==> flow/design.v <==
module full_adder(input a,b,cin,
                  output sum,co);
assign sum=a^b^cin;
assign co=((a&b)||(b&cin)||(cin&a));                 
endmodule
module half_adder(input a,
                  input b,
                  output sum,
                  output carry);
assign sum=a^b;
assign carry=a&b;
endmodule
module mux2_1(input a,b,sel,
              output y);
assign y=sel?b:a;
endmodule
module adder_4bit(input [3:0]a,b,
                  input cin,
                  output [3:0]sum,
                  output co);
wire s1,c1,s2,c2,s3,c3,s4,s11,s44,c4,c11,s22,c22,s33,c33,c44;
full_adder f1(a[0],b[0],1'b0,s1,c1);
full_adder f2(a[1],b[1],c1,s2,c2);
full_adder f3(a[2],b[2],c2,s3,c3);
full_adder f4(a[3],b[3],c3,s4,c4);
full_adder f5(a[0],b[0],1'b1,s11,c11);
full_adder f6(a[1],b[1],c11,s22,c22);
full_adder f7(a[2],b[2],c22,s33,c33);
full_adder f8(a[3],b[3],c33,s44,c44);
mux2_1 m1(s1,s11,cin,sum[0]);
mux2_1 m2(s2,s22,cin,sum[1]);
mux2_1 m3(s3,s33,cin,sum[2]);
mux2_1 m4(s4,s44,cin,sum[3]);
mux2_1 m5(c4,c44,cin,co);
endmodule
module adder_6bit(input [5:0]a,b,
                  input cin,
                  output [5:0]sum,
                  output co);
wire s1,s2,s3,s4,s5,s6,c1,c2,c3,c4,c5,c6;
wire s11,s22,s33,s44,s55,s66,c11,c22,c33,c44,c55,c66;
full_adder f1(a[0],b[0],1'b0,s1,c1);
full_adder f2(a[1],b[1],c1,s2,c2);
full_adder f3(a[2],b[2],c2,s3,c3);
full_adder f4(a[3],b[3],c3,s4,c4);
full_adder f5(a[4],b[4],c4,s5,c5);
full_adder f6(a[5],b[5],c5,s6,c6);
full_adder f7(a[0],b[0],1'b1,s11,c11);
full_adder f8(a[1],b[1],c11,s22,c22);
full_adder f9(a[2],b[2],c22,s33,c33);
full_adder f10(a[3],b[3],c33,s44,c44);
full_adder f11(a[4],b[4],c44,s55,c55);
full_adder f12(a[5],b[5],c55,s66,c66);
mux2_1 m1(s1,s11,cin,sum[0]);
mux2_1 m2(s2,s22,cin,sum[1]);
mux2_1 m3(s3,s33,cin,sum[2]);
mux2_1 m4(s4,s44,cin,sum[3]);
mux2_1 m5(s5,s55,cin,sum[4]);
mux2_1 m6(s6,s66,cin,sum[5]);
mux2_1 m7(c6,c66,cin,co);
endmodule
module adder_8bit(input [7:0] a,b,
                   input cin,
                   output [7:0] sum,
                   output co);
wire s1,s2,s3,s4,s5,s6,s7,s8,c1,c2,c3,c4,c5,c6,c7,c8;
wire s11,s22,s33,s44,s55,s66,s77,s88,c11,c22,c33,c44,c55,c66,c77,c88;
full_adder f10(a[0],b[0],1'b0,s1,c1);
full_adder f20(a[1],b[1],c1,s2,c2);
full_adder f30(a[2],b[2],c2,s3,c3);
full_adder f40(a[3],b[3],c3,s4,c4);
full_adder f50(a[4],b[4],c4,s5,c5);
full_adder f60(a[5],b[5],c5,s6,c6);
full_adder f70(a[6],b[6],c6,s7,c7);
full_adder f80(a[7],b[7],c7,s8,c8);
full_adder f11(a[0],b[0],1'b1,s11,c11);
full_adder f22(a[1],b[1],c11,s22,c22);
full_adder f33(a[2],b[2],c22,s33,c33);
full_adder f44(a[3],b[3],c33,s44,c44);
full_adder f55(a[4],b[4],c44,s55,c55);
full_adder f66(a[5],b[5],c55,s66,c66);
full_adder f77(a[6],b[6],c66,s77,c77);
full_adder f88(a[7],b[7],c77,s88,c88);
mux2_1 m1(s1,s11,cin,sum[0]);
mux2_1 m2(s2,s22,cin,sum[1]);
mux2_1 m3(s3,s33,cin,sum[2]);
mux2_1 m4(s4,s44,cin,sum[3]);
mux2_1 m5(s5,s55,cin,sum[4]);
mux2_1 m6(s6,s66,cin,sum[5]);
mux2_1 m7(s7,s77,cin,sum[6]);
mux2_1 m8(s8,s88,cin,sum[7]);
mux2_1 m9(c8,c88,cin,co);
endmodule
module adder_12bit(input [11:0] a,b,
                   input cin,
                   output [11:0] sum,
                   output co);
wire s1,s2,s3,s4,s5,s6,s7,s8,s9,s10,s11a,s12,c1,c2,c3,c4,c5,c6,c7,c8,c9,c10,c11a,c12;
wire s11,s22,s33,s44,s55,s66,s77,s88,s99,s1010,s1111,s1212;
wire c11,c22,c33,c44,c55,c66,c77,c88,c99,c1010,c1111,c1212;
full_adder f10(a[0],b[0],1'b0,s1,c1);
full_adder f20(a[1],b[1],c1,s2,c2);
full_adder f30(a[2],b[2],c2,s3,c3);
full_adder f40(a[3],b[3],c3,s4,c4);
full_adder f50(a[4],b[4],c4,s5,c5);
full_adder f60(a[5],b[5],c5,s6,c6);
full_adder f70(a[6],b[6],c6,s7,c7);
full_adder f80(a[7],b[7],c7,s8,c8);
full_adder f90(a[8],b[8],c8,s9,c9);
full_adder f100(a[9],b[9],c9,s10,c10);
full_adder f110(a[10],b[10],c10,s11a,c11a);
full_adder f120(a[11],b[11],c11a,s12,c12);
full_adder f11(a[0],b[0],1'b1,s11,c11);
full_adder f22(a[1],b[1],c11,s22,c22);
full_adder f33(a[2],b[2],c22,s33,c33);
full_adder f44(a[3],b[3],c33,s44,c44);
full_adder f55(a[4],b[4],c44,s55,c55);
full_adder f66(a[5],b[5],c55,s66,c66);
full_adder f77(a[6],b[6],c66,s77,c77);
full_adder f88(a[7],b[7],c77,s88,c88);
full_adder f99(a[8],b[8],c88,s99,c99);
full_adder f1010(a[9],b[9],c99,s1010,c1010);
full_adder f1111(a[10],b[10],c1010,s1111,c1111);
full_adder f1212(a[11],b[11],c1111,s1212,c1212);
mux2_1 m1(s1,s11,cin,sum[0]);
mux2_1 m2(s2,s22,cin,sum[1]);
mux2_1 m3(s3,s33,cin,sum[2]);
mux2_1 m4(s4,s44,cin,sum[3]);
mux2_1 m5(s5,s55,cin,sum[4]);
mux2_1 m6(s6,s66,cin,sum[5]);
mux2_1 m7(s7,s77,cin,sum[6]);
mux2_1 m8(s8,s88,cin,sum[7]);
mux2_1 m9(s9,s99,cin,sum[8]);
mux2_1 m10(s10,s1010,cin,sum[9]);
mux2_1 m11(s11a,s1111,cin,sum[10]);
mux2_1 m12(s12,s1212,cin,sum[11]);
mux2_1 m13(c12,c1212,cin,co);
endmodule
module adder_16bit(input [15:0] a,b,
                   input cin,
                   output [15:0] sum,
                   output co);
wire s1,s2,s3,s4,s5,s6,s7,s8,s9,s10,s11a,s12,s13,s14,s15,s16;
wire c1,c2,c3,c4,c5,c6,c7,c8,c9,c10,c11a,c12,c13,c14,c15,c16;
wire s11,s22,s33,s44,s55,s66,s77,s88,s99,s1010,s1111,s1212,s1313,s1414,s1515,s1616;
wire c11,c22,c33,c44,c55,c66,c77,c88,c99,c1010,c1111,c1212,c1313,c1414,c1515,c1616;
full_adder f10(a[0],b[0],1'b0,s1,c1);
full_adder f20(a[1],b[1],c1,s2,c2);
full_adder f30(a[2],b[2],c2,s3,c3);
full_adder f40(a[3],b[3],c3,s4,c4);
full_adder f50(a[4],b[4],c4,s5,c5);
full_adder f60(a[5],b[5],c5,s6,c6);
full_adder f70(a[6],b[6],c6,s7,c7);
full_adder f80(a[7],b[7],c7,s8,c8);
full_adder f90(a[8],b[8],c8,s9,c9);
full_adder f100(a[9],b[9],c9,s10,c10);
full_adder f110(a[10],b[10],c10,s11a,c11a);
full_adder f120(a[11],b[11],c11a,s12,c12);
full_adder f130(a[12],b[12],c12,s13,c13);
full_adder f140(a[13],b[13],c13,s14,c14);
full_adder f150(a[14],b[14],c14,s15,c15);
full_adder f160(a[15],b[15],c15,s16,c16);
full_adder f11(a[0],b[0],1'b1,s11,c11);
full_adder f22(a[1],b[1],c11,s22,c22);
full_adder f33(a[2],b[2],c22,s33,c33);
full_adder f44(a[3],b[3],c33,s44,c44);
full_adder f55(a[4],b[4],c44,s55,c55);
full_adder f66(a[5],b[5],c55,s66,c66);
full_adder f77(a[6],b[6],c66,s77,c77);
full_adder f88(a[7],b[7],c77,s88,c88);
full_adder f99(a[8],b[8],c88,s99,c99);
full_adder f1010(a[9],b[9],c99,s1010,c1010);
full_adder f1111(a[10],b[10],c1010,s1111,c1111);
full_adder f1212(a[11],b[11],c1111,s1212,c1212);
full_adder f1313(a[12],b[12],c1212,s1313,c1313);
full_adder f1414(a[13],b[13],c1313,s1414,c1414);
full_adder f1515(a[14],b[14],c1414,s1515,c1515);
full_adder f1616(a[15],b[15],c1515,s1616,c1616);
mux2_1 m1(s1,s11,cin,sum[0]);
mux2_1 m2(s2,s22,cin,sum[1]);
mux2_1 m3(s3,s33,cin,sum[2]);
mux2_1 m4(s4,s44,cin,sum[3]);
mux2_1 m5(s5,s55,cin,sum[4]);
mux2_1 m6(s6,s66,cin,sum[5]);
mux2_1 m7(s7,s77,cin,sum[6]);
mux2_1 m8(s8,s88,cin,sum[7]);
mux2_1 m9(s9,s99,cin,sum[8]);
mux2_1 m10(s10,s1010,cin,sum[9]);
mux2_1 m11(s11a,s1111,cin,sum[10]);
mux2_1 m12(s12,s1212,cin,sum[11]);
mux2_1 m13(s13,s1313,cin,sum[12]);
mux2_1 m14(s14,s1414,cin,sum[13]);
mux2_1 m15(s15,s1515,cin,sum[14]);
mux2_1 m16(s16,s1616,cin,sum[15]);
mux2_1 m17(c16,c1616,cin,co);
endmodule
module adder_24bit(input [23:0] a,b,
                   input cin,
                   output [23:0] sum,
                   output co);
wire s1,s2,s3,s4,s5,s6,s7,s8,s9,s10,s11a,s12;
wire s13,s14,s15,s16,s17,s18,s19,s20,s21,s222,s23,s24;
wire c1,c2,c3,c4,c5,c6,c7,c8,c9,c10,c11a,c12;
wire c13,c14,c15,c16,c17,c18,c19,c20,c21,c222,c23,c24;
wire s11,s22,s33,s44,s55,s66,s77,s88,s99,s1010,s1111,s1212;
wire s1313,s1414,s1515,s1616,s1717,s1818,s1919,s2020,s2121,s2222,s2323,s2424;
wire c11,c22,c33,c44,c55,c66,c77,c88,c99,c1010,c1111,c1212;
wire c1313,c1414,c1515,c1616,c1717,c1818,c1919,c2020,c2121,c2222,c2323,c2424;
full_adder f10(a[0],b[0],1'b0,s1,c1);
full_adder f20(a[1],b[1],c1,s2,c2);
full_adder f30(a[2],b[2],c2,s3,c3);
full_adder f40(a[3],b[3],c3,s4,c4);
full_adder f50(a[4],b[4],c4,s5,c5);
full_adder f60(a[5],b[5],c5,s6,c6);
full_adder f70(a[6],b[6],c6,s7,c7);
full_adder f80(a[7],b[7],c7,s8,c8);
full_adder f90(a[8],b[8],c8,s9,c9);
full_adder f100(a[9],b[9],c9,s10,c10);
full_adder f110(a[10],b[10],c10,s11a,c11a);
full_adder f120(a[11],b[11],c11a,s12,c12);
full_adder f130(a[12],b[12],c12,s13,c13);
full_adder f140(a[13],b[13],c13,s14,c14);
full_adder f150(a[14],b[14],c14,s15,c15);
full_adder f160(a[15],b[15],c15,s16,c16);
full_adder f170(a[16],b[16],c16,s17,c17);
full_adder f180(a[17],b[17],c17,s18,c18);
full_adder f190(a[18],b[18],c18,s19,c19);
full_adder f200(a[19],b[19],c19,s20,c20);
full_adder f210(a[20],b[20],c20,s21,c21);
full_adder f220(a[21],b[21],c21,s222,c222);
full_adder f230(a[22],b[22],c222,s23,c23);
full_adder f240(a[23],b[23],c23,s24,c24);
full_adder f11(a[0],b[0],1'b1,s11,c11);
full_adder f22(a[1],b[1],c11,s22,c22);
full_adder f33(a[2],b[2],c22,s33,c33);
full_adder f44(a[3],b[3],c33,s44,c44);
full_adder f55(a[4],b[4],c44,s55,c55);
full_adder f66(a[5],b[5],c55,s66,c66);
full_adder f77(a[6],b[6],c66,s77,c77);
full_adder f88(a[7],b[7],c77,s88,c88);
full_adder f99(a[8],b[8],c88,s99,c99);
full_adder f1010(a[9],b[9],c99,s1010,c1010);
full_adder f1111(a[10],b[10],c1010,s1111,c1111);
full_adder f1212(a[11],b[11],c1111,s1212,c1212);
full_adder f1313(a[12],b[12],c1212,s1313,c1313);
full_adder f1414(a[13],b[13],c1313,s1414,c1414);
full_adder f1515(a[14],b[14],c1414,s1515,c1515);
full_adder f1616(a[15],b[15],c1515,s1616,c1616);
full_adder f1717(a[16],b[16],c1616,s1717,c1717);
full_adder f1818(a[17],b[17],c1717,s1818,c1818);
full_adder f1919(a[18],b[18],c1818,s1919,c1919);
full_adder f2020(a[19],b[19],c1919,s2020,c2020);
full_adder f2121(a[20],b[20],c2020,s2121,c2121);
full_adder f2222(a[21],b[21],c2121,s2222,c2222);
full_adder f2323(a[22],b[22],c2222,s2323,c2323);
full_adder f2424(a[23],b[23],c2323,s2424,c2424);
mux2_1 m1(s1,s11,cin,sum[0]);
mux2_1 m2(s2,s22,cin,sum[1]);
mux2_1 m3(s3,s33,cin,sum[2]);
mux2_1 m4(s4,s44,cin,sum[3]);
mux2_1 m5(s5,s55,cin,sum[4]);
mux2_1 m6(s6,s66,cin,sum[5]);
mux2_1 m7(s7,s77,cin,sum[6]);
mux2_1 m8(s8,s88,cin,sum[7]);
mux2_1 m9(s9,s99,cin,sum[8]);
mux2_1 m10(s10,s1010,cin,sum[9]);
mux2_1 m11(s11a,s1111,cin,sum[10]);
mux2_1 m12(s12,s1212,cin,sum[11]);
mux2_1 m13(s13,s1313,cin,sum[12]);
mux2_1 m14(s14,s1414,cin,sum[13]);
mux2_1 m15(s15,s1515,cin,sum[14]);
mux2_1 m16(s16,s1616,cin,sum[15]);
mux2_1 m17(s17,s1717,cin,sum[16]);
mux2_1 m18(s18,s1818,cin,sum[17]);
mux2_1 m19(s19,s1919,cin,sum[18]);
mux2_1 m20(s20,s2020,cin,sum[19]);
mux2_1 m21(s21,s2121,cin,sum[20]);
mux2_1 m22(s222,s2222,cin,sum[21]);
mux2_1 m23(s23,s2323,cin,sum[22]);
mux2_1 m24(s24,s2424,cin,sum[23]);
mux2_1 m25(c24,c2424,cin,co);
endmodule
module mul_2x2(input clk,
               input [1:0]a,b,
               output [3:0]out);           
reg [1:0]clk_a,clk_b;
wire [3:0]temp;
always @(posedge clk)
 begin
  clk_a<=a;
  clk_b<=b;
 end
assign out[0]=clk_a[0]&clk_b[0];
assign temp[0]=clk_a[0]&clk_b[1];
assign temp[1]=clk_a[1]&clk_b[0];
assign temp[2]=clk_a[1]&clk_b[1];
half_adder h1(temp[0],temp[1],out[1],temp[3]);
half_adder h2(temp[3],temp[2],out[2],out[3]);
endmodule
module mul_4x4(input clk,
               input [3:0]a,
               input [3:0]b,
               output [7:0]c);
wire [3:0]q0,q1,q2,q3,q4;
wire [5:0]q5,q6;		
wire [3:0]temp1;
wire [5:0]temp2,temp3,temp4;
reg [3:0]clk_a,clk_b;
always @(posedge clk)
begin
 clk_a<=a;
 clk_b<=b;
end
mul_2x2 m1(clk,clk_a[1:0],clk_b[1:0],q0[3:0]);
mul_2x2 m2(clk,clk_a[3:2],clk_b[1:0],q1[3:0]);
mul_2x2 m3(clk,clk_a[1:0],clk_b[3:2],q2[3:0]);
mul_2x2 m4(clk,clk_a[3:2],clk_b[3:2],q3[3:0]);
assign temp1 ={2'b00,q0[3:2]};
adder_4bit a1(q1[3:0],temp1,1'b0,q4,);
assign temp2 ={2'b00,q2[3:0]};
assign temp3 ={q3[3:0],2'b00};
adder_6bit a2(temp2,temp3,1'b0,q5,);
assign temp4={2'b00,q4[3:0]};
adder_6bit a3(temp4,q5,1'b0,q6,);
assign c[1:0]=q0[1:0];
assign c[7:2]=q6[5:0];
endmodule
module mul_8x8(input clk,
               input [7:0] a,b,
               output [15:0]c);
wire [7:0]q0,q1,q2,q3,q4;
wire [11:0]q5,q6;	
wire [7:0]temp1;
wire [11:0]temp2,temp3,temp4;
reg [7:0]clk_a,clk_b;
always @(posedge clk)
begin
 clk_a<=a;
 clk_b<=b;
end
mul_4x4 mu1(clk,clk_a[3:0],clk_b[3:0],q0[7:0]);
mul_4x4 mu2(clk,clk_a[7:4],clk_b[3:0],q1[7:0]);
mul_4x4 mu3(clk,clk_a[3:0],clk_b[7:4],q2[7:0]);
mul_4x4 mu4(clk,clk_a[7:4],clk_b[7:4],q3[7:0]);
assign temp1 ={4'b0000,q0[7:4]};
adder_8bit a1(q1[7:0],temp1,1'b0,q4,);
assign temp2 ={4'b0000,q2[7:0]};
assign temp3 ={q3[7:0],4'b0000};
adder_12bit a2(temp2,temp3,1'b0,q5,);
assign temp4={4'b0000,q4[7:0]};
adder_12bit a3(temp4,q5,1'b0,q6,);
assign c[3:0]=q0[3:0];
assign c[15:4]=q6[11:0];
endmodule    
module mul_16x16(input clk,
		         input [15:0]a,
                 input [15:0]b,
                 output [31:0]c);
reg [15:0]clk_a,clk_b;
wire [15:0]q0,q1,q2,q3,q4;	
wire [15:0]temp1;
wire [23:0]temp2,temp3,temp4;
wire [23:0]q5,q6;
always @(posedge clk)
 begin
  clk_a<=a;
  clk_b<=b;
 end
mul_8x8 m1(clk,clk_a[7:0],clk_b[7:0],q0[15:0]);
mul_8x8 m2(clk,clk_a[15:8],clk_b[7:0],q1[15:0]);
mul_8x8 m3(clk,clk_a[7:0],clk_b[15:8],q2[15:0]);
mul_8x8 m4(clk,clk_a[15:8],clk_b[15:8],q3[15:0]);
assign temp1 ={8'b0,q0[15:8]};
adder_16bit a1(q1[15:0],temp1,1'b0,q4,);
assign temp2 ={8'b0,q2[15:0]};
assign temp3 ={q3[15:0],8'b0};
adder_24bit a2(temp2,temp3,1'b0,q5,);
assign temp4={8'b0,q4[15:0]};
adder_24bit a3(temp4,q5,1'b0,q6,);
assign c[7:0]=q0[7:0];
assign c[31:8]=q6[23:0];
endmodule
module accumulator(input clk,en,clr,
                   input [31:0]a,
                   output [39:0]c);
reg [39:0]acc;
always @(posedge clk)
 begin
  if (clr)
   acc <= 40'b0;
  else if (en)
  begin 
   acc <= acc + {8'b0,a};
  end
 end
assign c = acc;
endmodule
module mac_unit(input clk,en,clr,
                input [15:0]a,b,
                output [39:0]c);
wire [31:0]temp1;
mul_16x16 m1(clk,a,b,temp1);
accumulator a1(clk,en,clr,temp1,c);
endmodule
; From RTL to reports: mac_unit
; The steps from the RTL of mac_unit to its reports follow in flow order.
; Line numbers count from 1 in the design file above.
; Operators: Yosys type, input widths -> output width; for muxes data width and select width s.
; Not given: --
[setup]
design = mac_unit
clock = clk
lib = sky130hd
pvt_corner = tt_025C_1v80

; After elaboration
; Counts by Yosys on the flattened word-level netlist (proc, flatten, opt, wreduce; memories kept). Register bits leave out memories and registers merged into their read ports (data or address); mux counts leave out enables and synchronous resets folded into registers. Print and check cells are left out. Cells with the same type and inputs are merged into one.
[word_totals]
reg_bits = 168
latchBits = 0
ram_bits = 0
rom_bits = 0
clocked_rd_ports_x_width = 0
memories = 0
inputBits = 35
out_inout_bits = 40
elab_cells = 2070
[op_classes]
add_sub_neg = 1
n_mul = 0
n_div = 0
compare = 0
eq_ne = 0
n_shift = 0
muxes = 0
logic = 1716
n_reduce_logical = 322
[op_table]
columns = cell, count
row1 = $and 1x1->1, 1035
row2 = $xor 1x1->1, 681
row3 = $logic_or 1x1->1, 322
row4 = $add 40x32->40, 1

; Longest topological paths
; Yosys ltp: most cells in a row. Word level: on the elaborated netlist, between registers, memories and ports. Mapped: between sequential cells and ports; inverters and the memories' decode and read muxes count.
[depth]
ltp_word = 83
ABC_AREA = 0
ltp_mapped = 58
mapped_depth_nobuf = 57

; After synthesis
; Source: synth_stat.txt of the flow (Yosys; design flattened, memories mapped). It holds for the ABC_AREA given above (unset counts as 0); a run with the other value may have another netlist.
[mapped]
mapped_cells = 1571
synth_area_um2 = 15595.0
sequential_area_um2 = 3363.2
ff_cells = 168
buffers = 48
[by_type]
columns = cell_type, count, type_area_um2
row1 = sky130_fd_sc_hd__fa_1, 194, 3.88E+03
row2 = sky130_fd_sc_hd__dfxtp_1, 168, 3.36E+03
row3 = sky130_fd_sc_hd__ha_1, 264, 3.3E+03
row4 = sky130_fd_sc_hd__and2_1, 244, 1.53E+03
row5 = sky130_fd_sc_hd__inv_1, 313, 1.17E+03
row6 = sky130_fd_sc_hd__xnor2_1, 37, 324.061
row7 = sky130_fd_sc_hd__mux2i_1, 21, 210.202
row8 = sky130_fd_sc_hd__xor2_1, 23, 201.443
row9 = sky130_fd_sc_hd__nor2_1, 51, 191.434
row10 = sky130_fd_sc_hd__nand2_1, 45, 168.912
row11 = sky130_fd_sc_hd__a21oi_1, 31, 155.149
row12 = sky130_fd_sc_hd__clkbuf_1, 41, 153.898
row13 = sky130_fd_sc_hd__a21o_1, 11, 82.579
row14 = sky130_fd_sc_hd__nand4_1, 11, 68.816
row15 = sky130_fd_sc_hd__nand3_1, 13, 65.062
row16 = sky130_fd_sc_hd__nand2b_1, 9, 56.304
row17 = sky130_fd_sc_hd__nor3_1, 9, 45.043
row18 = sky130_fd_sc_hd__o21ai_0, 9, 45.043
; Other cell types: 38; their cells: 77.
; By module: a second synthesis without flattening, with its own total; a netlist apart from the flattened one above.
[unflattened]
hier_cells = 2802
hier_area_um2 = 42081.6
; Each row is one instance without its submodules.
[modules]
columns = module, n_inst, n_cells, area_um2, mod_seq_area_um2
row1 = full_adder, 896, 1, 20.0, 0.0
row2 = mux2_1, 511, 1, 15.0, 0.0
row3 = mul_2x2, 64, 8, 105.1, 80.1
row4 = accumulator, 1, 384, 3108.0, 800.8
row5 = mul_4x4, 16, 9, 163.9, 160.2
row6 = half_adder, 128, 1, 12.5, 0.0
row7 = mul_8x8, 4, 17, 324.1, 320.3
row8 = mul_16x16, 1, 33, 644.4, 640.6
row9 = adder_6bit, 32, 2, 7.5, 0.0
row10 = adder_4bit, 16, 2, 7.5, 0.0
row11 = adder_12bit, 8, 2, 7.5, 0.0
row12 = adder_8bit, 4, 2, 7.5, 0.0
row13 = adder_24bit, 2, 2, 7.5, 0.0
row14 = adder_16bit, 1, 2, 7.5, 0.0
row15 = mac_unit, 1, 0, 0.0, 0.0

; Path before layout
; OpenSTA on the mapped netlist: ideal clock, no wires. The path of least setup slack (recovery checks aside). Input and output delay are each 20% of the period. Register names are those of the netlist, which keeps one name where synthesis merged equal registers.
[synth_path]
path_kind = reg-to-reg
startpoint = register (no name shown)
endpoint = register a1.acc[38]
period_ns = 13.5
setup_ns = 0.128
launch_ns = 0.000
t_arrival_ns = 13.569
t_required_ns = 13.372
setup_slack_ns = -0.196
path_delay_ns = 13.697
stages = 53
n_path_buf = 1
period_less_setup_slack_ns = 13.696
; "path_delay_ns" is the arrival time less input delay plus setup time.
; "stages": output pins that drive a net of the path, with the launching flip-flop's if there is one; two outputs of one cell count as two.
; "period_less_setup_slack_ns" is the clock period less the worst setup slack; recovery checks do not enter. This is arithmetic on one report: input and output delays are still those of the set period (20% each).
; The rows between start and end are the longest chain of elaborated cells between them; the timing report does not say that the signal goes this way. Where chains are equally long, one stands for them.
; A line is the first line of the expression or statement that the cell stems from. Yosys adds cells for indexed reads and writes and turns some case tables into memories.
[synth_via]
cell_sequence = sky130_fd_sc_hd__dfxtp_1 -> sky130_fd_sc_hd__clkbuf_1 -> sky130_fd_sc_hd__and2_1 -> sky130_fd_sc_hd__ha_1 -> sky130_fd_sc_hd__ha_1 -> sky130_fd_sc_hd__ha_1 -> sky130_fd_sc_hd__fa_1 -> sky130_fd_sc_hd__inv_1 -> sky130_fd_sc_hd__fa_1 -> sky130_fd_sc_hd__inv_1 -> sky130_fd_sc_hd__fa_1 -> sky130_fd_sc_hd__fa_1 -> sky130_fd_sc_hd__inv_1 -> sky130_fd_sc_hd__fa_1 -> sky130_fd_sc_hd__inv_1 -> sky130_fd_sc_hd__fa_1 -> sky130_fd_sc_hd__fa_1 -> sky130_fd_sc_hd__fa_1 -> [... 17 more ...] -> sky130_fd_sc_hd__fa_1 -> sky130_fd_sc_hd__fa_1 -> sky130_fd_sc_hd__inv_1 -> sky130_fd_sc_hd__ha_1 -> sky130_fd_sc_hd__ha_1 -> sky130_fd_sc_hd__ha_1 -> sky130_fd_sc_hd__ha_1 -> sky130_fd_sc_hd__ha_1 -> sky130_fd_sc_hd__ha_1 -> sky130_fd_sc_hd__ha_1 -> sky130_fd_sc_hd__xnor2_1 -> sky130_fd_sc_hd__xnor2_1 -> sky130_fd_sc_hd__ha_1 -> sky130_fd_sc_hd__nand2_1 -> sky130_fd_sc_hd__a2111oi_0 -> sky130_fd_sc_hd__o41ai_2 -> sky130_fd_sc_hd__xor2_1 -> sky130_fd_sc_hd__nor2_1
elab_chain_cells = 83
cone_cells = 739
lines_between = 7
cone_classes = 1 x add/sub; 588 x logic; 150 x reduce/logical
[synth_lines]
columns = element, line
row1 = $and 1x1->1, 295  ; assign temp[1]=clk_a[1]&clk_b[0];
row2 = $and 1x1->1, 11  ; assign carry=a&b;
row3 = $xor 1x1->1, 10  ; assign sum=a^b;
row4 = $and 1x1->1 (2 in a row), 4  ; assign co=((a&b)||(b&cin)||(cin&a));
row5 = $logic_or 1x1->1 (2 in a row), 4
row6 = $xor 1x1->1, 3  ; assign sum=a^b^cin;
row7 = $and 1x1->1, 4
row8 = [... 59 more ...], --
row9 = $and 1x1->1, 4
row10 = $logic_or 1x1->1 (2 in a row), 4
row11 = $and 1x1->1, 4
row12 = $logic_or 1x1->1 (2 in a row), 4
row13 = $and 1x1->1 (7 in a row), 4
row14 = $xor 1x1->1, 3
row15 = $add 40x32->40, 393  ; acc <= acc + {8'b0,a};
row16 = "end, assigned", 390  ; acc <= 40'b0;
row17 = "end, assigned", 393
row18 = "end, declared", 386  ; reg [39:0]acc;

; Timing after layout
; Path of least setup slack in the final report of flow run A (OpenROAD, finished layout, wires in). Where an end is a register, its clock arrival counts in the times.
[layout_path]
path_kind = reg-to-reg
startpoint = register (no name shown)
endpoint = register a1.acc[38]
period_ns = 13.5
setup_ns = 0.12
launch_ns = 0.46
t_arrival_ns = 13.53
t_required_ns = 13.83
setup_slack_ns = 0.31
stages = 55
n_path_buf = 1
; The rows between start and end are the longest chain of elaborated cells between them; the timing report does not say that the signal goes this way. Where chains are equally long, one stands for them.
[layout_via]
cell_sequence = sky130_fd_sc_hd__dfxtp_2 -> sky130_fd_sc_hd__and2_4 -> sky130_fd_sc_hd__ha_4 -> sky130_fd_sc_hd__ha_4 -> sky130_fd_sc_hd__ha_4 -> sky130_fd_sc_hd__fa_2 -> sky130_fd_sc_hd__inv_2 -> sky130_fd_sc_hd__fa_1 -> sky130_fd_sc_hd__inv_2 -> sky130_fd_sc_hd__fa_2 -> sky130_fd_sc_hd__fa_1 -> sky130_fd_sc_hd__inv_2 -> sky130_fd_sc_hd__fa_2 -> sky130_fd_sc_hd__inv_2 -> sky130_fd_sc_hd__fa_2 -> sky130_fd_sc_hd__fa_2 -> sky130_fd_sc_hd__fa_2 -> sky130_fd_sc_hd__fa_2 -> [... 19 more ...] -> sky130_fd_sc_hd__fa_2 -> sky130_fd_sc_hd__inv_1 -> sky130_fd_sc_hd__ha_2 -> sky130_fd_sc_hd__ha_4 -> sky130_fd_sc_hd__ha_4 -> sky130_fd_sc_hd__ha_4 -> sky130_fd_sc_hd__ha_4 -> sky130_fd_sc_hd__ha_4 -> sky130_fd_sc_hd__ha_4 -> sky130_fd_sc_hd__xnor2_2 -> sky130_fd_sc_hd__xnor2_1 -> sky130_fd_sc_hd__ha_2 -> sky130_fd_sc_hd__a21oi_2 -> sky130_fd_sc_hd__buf_4 -> sky130_fd_sc_hd__a2111oi_4 -> sky130_fd_sc_hd__o41ai_2 -> sky130_fd_sc_hd__xor2_1 -> sky130_fd_sc_hd__nor2_1
elab_chain_cells = 83
cone_cells = 565
lines_between = 7
cone_classes = 1 x add/sub; 448 x logic; 116 x reduce/logical
[layout_lines]
columns = element, line
row1 = $and 1x1->1, 294  ; assign temp[0]=clk_a[0]&clk_b[1];
row2 = $and 1x1->1, 11  ; assign carry=a&b;
row3 = $xor 1x1->1, 10  ; assign sum=a^b;
row4 = $and 1x1->1 (2 in a row), 4  ; assign co=((a&b)||(b&cin)||(cin&a));
row5 = $logic_or 1x1->1 (2 in a row), 4
row6 = $xor 1x1->1, 3  ; assign sum=a^b^cin;
row7 = $and 1x1->1, 4
row8 = [... 59 more ...], --
row9 = $and 1x1->1, 4
row10 = $logic_or 1x1->1 (2 in a row), 4
row11 = $and 1x1->1, 4
row12 = $logic_or 1x1->1 (2 in a row), 4
row13 = $and 1x1->1 (7 in a row), 4
row14 = $xor 1x1->1, 3
row15 = $add 40x32->40, 393  ; acc <= acc + {8'b0,a};
row16 = "end, assigned", 390  ; acc <= 40'b0;
row17 = "end, assigned", 393
row18 = "end, declared", 386  ; reg [39:0]acc;

; Record of 6 stored runs of the RTL-to-layout flow on mac_unit, platform sky130hd. The runs are unordered. Constraints: input delay and output delay 20% of the set period each, output load 0.01 pF.
; "achieved_clock_period_ns" is the run's clock period less its worst setup slack. It is reckoned from that one timing run; input and output delays stay at 20% of the period that was set.
; "critical_path_time_ns": the worst setup path's part of the clock period (all of it between registers, 20% less for each end at a port) less its slack. A launch clock that arrives late makes it longer, a capture clock that arrives late makes it shorter.

[flow run A: settings]
CORE_UTILIZATION = 37
period_ns = 13.5
CAP_MARGIN = 20
CORE_MARGIN = 2
SLEW_MARGIN = 20
[flow run A: results]
fin_tns_ns = 0.000
die_area_um2 = 43806.5
ws_hold_ns = 0.322
critical_path_time_ns = 13.19
critical_path_kind = reg-to-reg
synth_area_um2 = 15595.0
achieved_clock_period_ns = 13.191
worstSetupSlack_ns = 0.309
final_stdcell_area_um2 = 18056.1
finalUtil_frac = 0.432

[flow run B: settings]
CELL_PAD_IN_SITES_GLOBAL_PLACEMENT = 1
HOLD_SLACK_MARGIN = 0.23
PLACE_DENSITY_LB_ADDON = 0.16
period_ns = 13.5
CAP_MARGIN = 20
CORE_MARGIN = 2
CORE_UTILIZATION = 40
SLEW_MARGIN = 20
[flow run B: results]
fin_tns_ns = 0.000
die_area_um2 = 40582.1
ws_hold_ns = 0.321
critical_path_time_ns = 13.12
critical_path_kind = reg-to-reg
synth_area_um2 = 15595.0
achieved_clock_period_ns = 13.123
worstSetupSlack_ns = 0.377
final_stdcell_area_um2 = 18067.3
finalUtil_frac = 0.469

[flow run C: settings]
ABC_AREA = 1
CAP_MARGIN = 5
CELL_PAD_IN_SITES_DETAIL_PLACEMENT = 1
CELL_PAD_IN_SITES_GLOBAL_PLACEMENT = 1
CORE_ASPECT_RATIO = 1.19
CORE_MARGIN = 7
CORE_UTILIZATION = 70
CTS_CLUSTER_DIAMETER = 360
CTS_CLUSTER_SIZE = 34
GPL_ROUTABILITY_DRIVEN = 1
GPL_TIMING_DRIVEN = 0
MAX_ROUTING_LAYER = met4
MIN_ROUTING_LAYER = met2
PLACE_DENSITY = 0.63
SETUP_SLACK_MARGIN = 2.14
SLEW_MARGIN = 20
TNS_END_PERCENT = 40
period_ns = 13.6
[flow run C: results]
outcome = no results, placement failed with GPL-0301

[flow run D: settings]
ABC_AREA = 1
CAP_MARGIN = 5
CELL_PAD_IN_SITES_DETAIL_PLACEMENT = 1
CELL_PAD_IN_SITES_GLOBAL_PLACEMENT = 1
CORE_ASPECT_RATIO = 0.5
CORE_UTILIZATION = 27
CTS_CLUSTER_SIZE = 34
GPL_ROUTABILITY_DRIVEN = 0
HOLD_SLACK_MARGIN = 0.19
MAX_ROUTING_LAYER = met4
PLACE_DENSITY = 0.63
SETUP_SLACK_MARGIN = -0.46
SLEW_MARGIN = 5
period_ns = 7.58
CORE_MARGIN = 2
[flow run D: results]
fin_tns_ns = -117.573
die_area_um2 = 65881.6
ws_hold_ns = 0.324
critical_path_time_ns = 13.40
critical_path_kind = reg-to-reg
synth_area_um2 = 17205.3
achieved_clock_period_ns = 13.395
worstSetupSlack_ns = -5.815
final_stdcell_area_um2 = 21737.1
finalUtil_frac = 0.345

[flow run E: settings]
ABC_AREA = 1
CAP_MARGIN = 25
CELL_PAD_IN_SITES_DETAIL_PLACEMENT = 1
CELL_PAD_IN_SITES_GLOBAL_PLACEMENT = 1
CORE_UTILIZATION = 27
CTS_CLUSTER_SIZE = 34
GPL_ROUTABILITY_DRIVEN = 0
MAX_ROUTING_LAYER = met4
PLACE_DENSITY = 0.63
SETUP_SLACK_MARGIN = -0.46
period_ns = 7.58
CORE_MARGIN = 2
SLEW_MARGIN = 20
[flow run E: results]
fin_tns_ns = -119.613
die_area_um2 = 65758.9
ws_hold_ns = 0.325
critical_path_time_ns = 13.45
critical_path_kind = reg-to-reg
synth_area_um2 = 17205.3
achieved_clock_period_ns = 13.445
worstSetupSlack_ns = -5.865
final_stdcell_area_um2 = 21471.8
finalUtil_frac = 0.34

[flow run F: settings]
CELL_PAD_IN_SITES_DETAIL_PLACEMENT = 2
CORE_ASPECT_RATIO = 0.64
CORE_UTILIZATION = 26
CTS_CLUSTER_SIZE = 43
GPL_TIMING_DRIVEN = 1
MIN_ROUTING_LAYER = met1
PLACE_DENSITY = 0.41
SETUP_SLACK_MARGIN = 4.84
SLEW_MARGIN = 35
period_ns = 20.0
CAP_MARGIN = 20
CORE_MARGIN = 2
[flow run F: results]
fin_tns_ns = 0.000
die_area_um2 = 62003.7
ws_hold_ns = 0.327
critical_path_time_ns = 14.46
critical_path_kind = reg-to-reg
synth_area_um2 = 15595.0
achieved_clock_period_ns = 14.456
worstSetupSlack_ns = 5.544
final_stdcell_area_um2 = 17953.5
finalUtil_frac = 0.304
